==> flow/design.v <==
module SME(clk,reset,chardata,isstring,ispattern,valid,match,match_index);
  input clk;
  input reset;
  input [7:0] chardata;
  input isstring;
  input ispattern;
  output match;
  output [4:0] match_index;
  output valid;
  reg match;
  reg [4:0] match_index;
  reg valid;
  reg [7:0] string_data [31:0];
  reg [5:0] string_length;
  reg [7:0] pattern_data [7:0];
  reg [3:0] pattern_length;
  reg [1:0] state;
  reg [5:0] string_counter;
  reg [3:0] pattern_counter;
  reg fresh;             
  reg [5:0] head;        
  reg star_seen;         
  reg [3:0] star_pattern;  
  reg [5:0] star_string;   
  parameter DATA_READ   = 0;
  parameter FIND_HEAD   = 1;
  parameter CHECK_DATA  = 2;
  parameter DATA_OUT    = 3;
  always@(*) valid <= (state == DATA_OUT);
  wire anchored = (pattern_data[0] == "^");
  wire [7:0] pchar = pattern_data[pattern_counter[2:0]];
  wire [7:0] schar = string_data[string_counter[4:0]];
  wire [7:0] prev_char = string_data[head[4:0] - 5'd1];
  wire at_end = (string_counter >= string_length);
  always @(posedge clk or posedge reset) begin
    if(reset)begin
      state <= DATA_READ;
      string_length <= 0;
      pattern_length <= 0;
      match_index <= 0;
      match <= 0;
      fresh <= 1;
      head <= 0;
      star_seen <= 0;
    end
    else begin
      case(state)
        DATA_READ:begin
          if(isstring)begin
            if(fresh)begin
              string_length <= 1;
              string_data[0] <= chardata;
            end
            else begin
              string_length <= string_length + 1;
              string_data[string_length[4:0]] <= chardata;
            end
            pattern_length <= 0;
            fresh <= 0;
          end
          else if(ispattern)begin
            pattern_length <= pattern_length + 1;
            pattern_data[pattern_length[2:0]] <= chardata;
            fresh <= 0;
          end
          else if(pattern_length != 0)begin
            state <= FIND_HEAD;
            head <= 0;
          end
        end
        FIND_HEAD:begin
          if(head >= string_length)begin
            state <= DATA_OUT;
            match <= 0;
            match_index <= 0;
          end
          else if(anchored && head != 0 && prev_char != " ")begin
            head <= head + 1;
          end
          else begin
            state <= CHECK_DATA;
            string_counter <= head;
            pattern_counter <= anchored ? 4'd1 : 4'd0;
            star_seen <= 0;
          end
        end
        CHECK_DATA:begin
          if(pattern_counter >= pattern_length)begin  
            state <= DATA_OUT;
            match <= 1;
            match_index <= head[4:0];
          end
          else if(pchar == "*")begin
            star_seen <= 1;
            star_pattern <= pattern_counter + 1;
            star_string <= string_counter;
            pattern_counter <= pattern_counter + 1;
          end
          else if(pchar == "$" && at_end)begin
            pattern_counter <= pattern_counter + 1;
          end
          else if(!at_end && ( schar == pchar || pchar == "."
                              || (pchar == "$" && schar == " ") ))begin
            string_counter <= string_counter + 1;
            pattern_counter <= pattern_counter + 1;
          end
          else if(star_seen && star_string < string_length)begin
            star_string <= star_string + 1;
            string_counter <= star_string + 1;
            pattern_counter <= star_pattern;
          end
          else begin
            state <= FIND_HEAD;
            head <= head + 1;
          end
        end
        DATA_OUT:begin
          match <= 0;
          match_index <= 0;
          fresh <= 1;
          pattern_length <= 0;
          state <= DATA_READ;
          if(isstring)begin
            string_length <= 1;
            string_data[0] <= chardata;
            fresh <= 0;
          end
          else if(ispattern)begin
            pattern_length <= 1;
            pattern_data[0] <= chardata;
            fresh <= 0;
          end
        end
        default begin
          state <= DATA_READ;
        end
      endcase
    end
  end
endmodule
# ---- Step by step through the tools: SME
# The steps from the RTL of SME to its reports follow in flow order.
# Line numbers count from 1 in the design file above.
# Cell names lack the library's common part.
# A cell with n/a has no value.
dict set report inputs {
  top {SME}
  clk_port {clk}
  library {sky130hd}
  pvt_corner {tt_025C_1v80}
}

# ---- Word-level counts
# Counts by Yosys on the flattened word-level netlist (proc, flatten, opt, wreduce). Print and check cells are left out. Cells with the same type and inputs are merged into one.
dict set report word_totals {
  ff_bits 366
  in_bits 12
}
dict set report op_classes {
  compare 4
  n_eq 148
  add_sub_neg 7
  muxes 81
  bitwise 4
  reduce_and_logical 73
}
# operator count
set ops {}
lappend ops {{case mux 8 bit (select 32 bit)} 2}
lappend ops {{equality test 5 bit with constant B} 48}
lappend ops {{AND reduction 5 bit} 40}
lappend ops {{two-way mux 6 bit} 23}
lappend ops {{equality test 5 x 4 -> 1 bit with constant B} 24}
lappend ops {{two-way mux 8 bit} 9}
lappend ops {{case mux 8 bit (select 8 bit)} 1}
lappend ops {{equality test 5 x 3 -> 1 bit with constant B} 12}
lappend ops {{!= test 2 bit with constant B} 22}
lappend ops {{two-way mux 4 bit} 9}
lappend ops {{equality test 8 x 6 -> 1 bit with constant B} 4}
lappend ops {{case mux 8 bit (select 2 bit)} 2}
lappend ops {{equality test 5 x 2 -> 1 bit with constant B} 6}
lappend ops {{equality test 3 bit with constant B} 8}
lappend ops {{!= test 3 bit with constant B} 8}
lappend ops {{adder 6 x 1 -> 6 bit with constant B} 4}
lappend ops {{case mux 6 bit (select 2 bit)} 2}
lappend ops {{two-way mux 2 bit} 10}
lappend ops {{case mux 6 bit (select 3 bit)} 1}
lappend ops {{case mux 4 bit (select 2 bit)} 2}
lappend ops {{equality test 5 x 1 -> 1 bit with constant B} 3}
lappend ops {{logical NOT 5 bit} 3}
lappend ops {{case mux 5 bit (select 3 bit)} 1}
lappend ops {{two-way mux 1 bit} 13}
lappend ops {{equality test 3 x 2 -> 1 bit with constant B} 4}
lappend ops {{greater-or-equal comparator 6 bit} 2}
lappend ops {{AND reduction 6 bit} 2}
lappend ops {{AND reduction 11 bit} 1}
# Other operator kinds: 31; their cells: 51.

# ---- Depth
# Longest topological path by Yosys (ltp), each cell counted once; first at word level (registers and memories cut), then after technology mapping (sequential cells cut; the memories' decode and read muxes count).
dict set report logic_depth {
  word_depth 11
  ABC_AREA 1
  ltp_mapped 27
}

# ---- After synthesis
# The flow's flattened synthesis, as Yosys stat reports it; memories are mapped. The netlist is that of the ABC_AREA named above (0 if unset); the other value can give another one.
dict set report mapped {
  mapped_area_um2 19815.3
  seq_area_um2 10913.0
  flip_flops 368
  buf_cells 69
  mapped_cells 2224
}
# type count
set types {}
lappend types {edfxtp_1 340}
lappend types {nand2_1 668}
lappend types {nand3_1 280}
lappend types {nor2_1 291}
lappend types {inv_1 180}
lappend types {dfrtp_1 26}
lappend types {ha_1 52}
lappend types {nand4_1 93}
lappend types {buf_6 17}
lappend types {nor2_2 22}
lappend types {buf_2 27}
lappend types {nor3_1 26}
lappend types {o21ai_0 23}
lappend types {nand3_4 6}
lappend types {nor2_4 8}
lappend types {a21oi_1 16}
lappend types {nand3_2 7}
lappend types {nand2_2 11}
# Other cell types: 33; their cells: 131.

# ---- Timing after synthesis
# Path of least setup slack by OpenSTA after synthesis, without wires, with an ideal clock, recovery checks aside; 20% of the period is set as input and as output delay. Where synthesis merged equal registers, the netlist keeps one of their names.
dict set report synth_timing {
  path_type {input to register}
  start {input port reset}
  end {register pattern_data[1][0]}
  path_stages 3
  t_required_ns 5.817
  path_buffers 0
  setup_ns 0.383
  tclk_ns 6.2
  path_slack_ns 2.961
  arrival_ns 2.856
  launch_ns 1.240
  path_delay_ns 1.999
  input_delay_ns 1.240
  period_less_setup_slack_ns 3.239
}
# "path_delay_ns" = arrival - input delay + setup time.
# "path_stages" counts driving pins, that of a launching flip-flop among them; a cell with two outputs on the path counts twice.
# "period_less_setup_slack_ns" is the clock period less the worst setup slack; recovery checks do not enter. This is arithmetic on one report: input and output delays are still those of the set period (20% each).
# The rows between start and end are the longest chain of elaborated cells between them; the timing report does not say that the signal goes this way. Where chains are equally long, one stands for them.
# A line is the first line of the expression or statement that the cell stems from. Yosys adds cells for indexed reads and writes and turns some case tables into memories.
# Lines with a computed index may be missing from the assigning lines.
dict set report synth_between {
  cell_sequence {inv_1 -> nand3_1 -> nor3_1}
  elab_chain_len 2
  cone_cells 2
  cone_lines 0
  classes_between {logic (1); reduce/logical (1)}
}
# item line_no
set synth_rtl {}
lappend synth_rtl {{from (decl)} 3} ;# input reset;
lappend synth_rtl {{inverter 1 bit} n/a}
lappend synth_rtl {{AND reduction 5 bit} n/a}
lappend synth_rtl {{to (decl)} 15} ;# reg [7:0] pattern_data [7:0];

# ---- Timing after layout
# From the final timing report of flow run A: the path of least setup slack in the routed layout; clock arrival at registers is part of the times.
dict set report layout_timing {
  path_type {register to register}
  start {register string_counter[3]}
  end {register pattern_counter[2]}
  path_slack_ns 1.57
  tclk_ns 6.2
  arrival_ns 4.88
  path_buffers 0
  path_stages 19
  t_required_ns 6.44
  launch_ns 0.58
  setup_ns 0.34
}
# The rows between start and end are the longest chain of elaborated cells between them; the timing report does not say that the signal goes this way. Where chains are equally long, one stands for them.
# At most two assigning lines are given for a register; there are more.
# Only ways into the end's enable, where the timed path ends, are counted here.
dict set report layout_between {
  cell_sequence {edfxtp_1 -> inv_8 -> nor2_4 -> nand3_1 -> nor2_1 -> nor2_1 -> nand2_1 -> nor2_1 -> nand3_1 -> nand2_1 -> nand2_1 -> nand3_1 -> nor2_1 -> nand2_1 -> nand2_2 -> nand2_2 -> nand3_1 -> nor2_1 -> nor2_1}
  elab_chain_len 8
  cone_cells 44
  cone_lines 5
  classes_between {compare (1); eq/ne (34); mux (1); reduce/logical (8)}
}
# item line_no
set layout_rtl {}
lappend layout_rtl {{from (decl)} 18} ;# reg [5:0] string_counter;
lappend layout_rtl {{from (assign)} 82} ;# string_counter <= head;
lappend layout_rtl {{from (assign)} 104} ;# string_counter <= string_counter + 1;
lappend layout_rtl {{equality test 5 bit} 32} ;# wire [7:0] schar = string_data[string_counter[4:0]];
lappend layout_rtl {{case mux 8 bit (select 32 bit)} 32}
lappend layout_rtl {{equality test 8 bit} 102} ;# else if(!at_end && ( schar == pchar || pchar == "."
lappend layout_rtl {{logical OR 1 bit x2} 102}
lappend layout_rtl {{logical AND 1 bit} 102}
lappend layout_rtl {{!= test 5 bit} n/a}
lappend layout_rtl {{AND reduction 6 bit} n/a}
lappend layout_rtl {{to (assign)} 100} ;# pattern_counter <= pattern_counter + 1;
lappend layout_rtl {{to (assign)} 105} ;# pattern_counter <= pattern_counter + 1;
lappend layout_rtl {{to (decl)} 19} ;# reg [3:0] pattern_counter;

; Stored flow runs of SME (3 of them; Yosys, OpenROAD, sky130hd). They differ in their settings and are not a sequence. Constraints: input delay and output delay 20% of the set period each, output load 0.01 pF.
; "achieved_period_ns": clock period set for the run, less the worst setup slack. It is reckoned from that one timing run; input and output delays stay at 20% of the period that was set.
; "timing.worst_path_ns" = time allowed to the worst setup path (clock period - input delay - output delay, where it has them) - its slack; a late launch clock adds to it, a late capture clock takes from it.
; By "fin_power_mw" is meant OpenSTA's value without simulated activity: inputs other than the clock are taken to toggle once in ten clock periods, and the tool carries that through the logic.

[flow run A: settings]
ABC_AREA = 1
HOLD_SLACK_MARGIN = 0.2
period_ns = 6.2
CAP_MARGIN = 20
CORE_MARGIN = 2
CORE_UTILIZATION = 40
SLEW_MARGIN = 20
[flow run A: results]
timing.setup.tns_ns = 0.000
timing.hold.ws_ns = 0.497
total_die_area_um2 = 51334.0
util_frac = 0.447
worst_setup_slack_ns = 1.566
timing.worst_path_ns = 4.63
timing.worst_path_kind = register to register
achieved_period_ns = 4.634
fin_power_mw = 7.205
synthesis_area_um2 = 19815.3
final_stdcell_area_um2 = 21866.0

[flow run B: settings]
ABC_AREA = 1
CELL_PAD_IN_SITES_GLOBAL_PLACEMENT = 2
CORE_MARGIN = 3
GPL_ROUTABILITY_DRIVEN = 0
GPL_TIMING_DRIVEN = 1
HOLD_SLACK_MARGIN = 0.16
MAX_ROUTING_LAYER = met5
PLACE_DENSITY = 0.38
SLEW_MARGIN = 35
TNS_END_PERCENT = 25
period_ns = 6.2
CAP_MARGIN = 20
CORE_UTILIZATION = 40
[flow run B: results]
fin_power_mw = 7.331
final_stdcell_area_um2 = 21926.0
timing.hold.ws_ns = 0.499
total_die_area_um2 = 52244.2
timing.worst_path_ns = 4.87
timing.worst_path_kind = register to register
achieved_period_ns = 4.870
util_frac = 0.454
timing.setup.tns_ns = 0.000
worst_setup_slack_ns = 1.330
synthesis_area_um2 = 19815.3

[flow run C: settings]
ABC_AREA = 1
CORE_UTILIZATION = 26
CTS_CLUSTER_SIZE = 47
GPL_ROUTABILITY_DRIVEN = 1
GPL_TIMING_DRIVEN = 0
MAX_ROUTING_LAYER = met5
SETUP_SLACK_MARGIN = -0.13
SLEW_MARGIN = 0
period_ns = 5.66
CAP_MARGIN = 20
CORE_MARGIN = 2
[flow run C: results]
worst_setup_slack_ns = 0.917
timing.hold.ws_ns = 0.499
achieved_period_ns = 4.743
fin_power_mw = 8.385
util_frac = 0.303
timing.setup.tns_ns = 0.000
synthesis_area_um2 = 19815.3
timing.worst_path_ns = 4.74
timing.worst_path_kind = register to register
final_stdcell_area_um2 = 22913.2
total_die_area_um2 = 78436.4
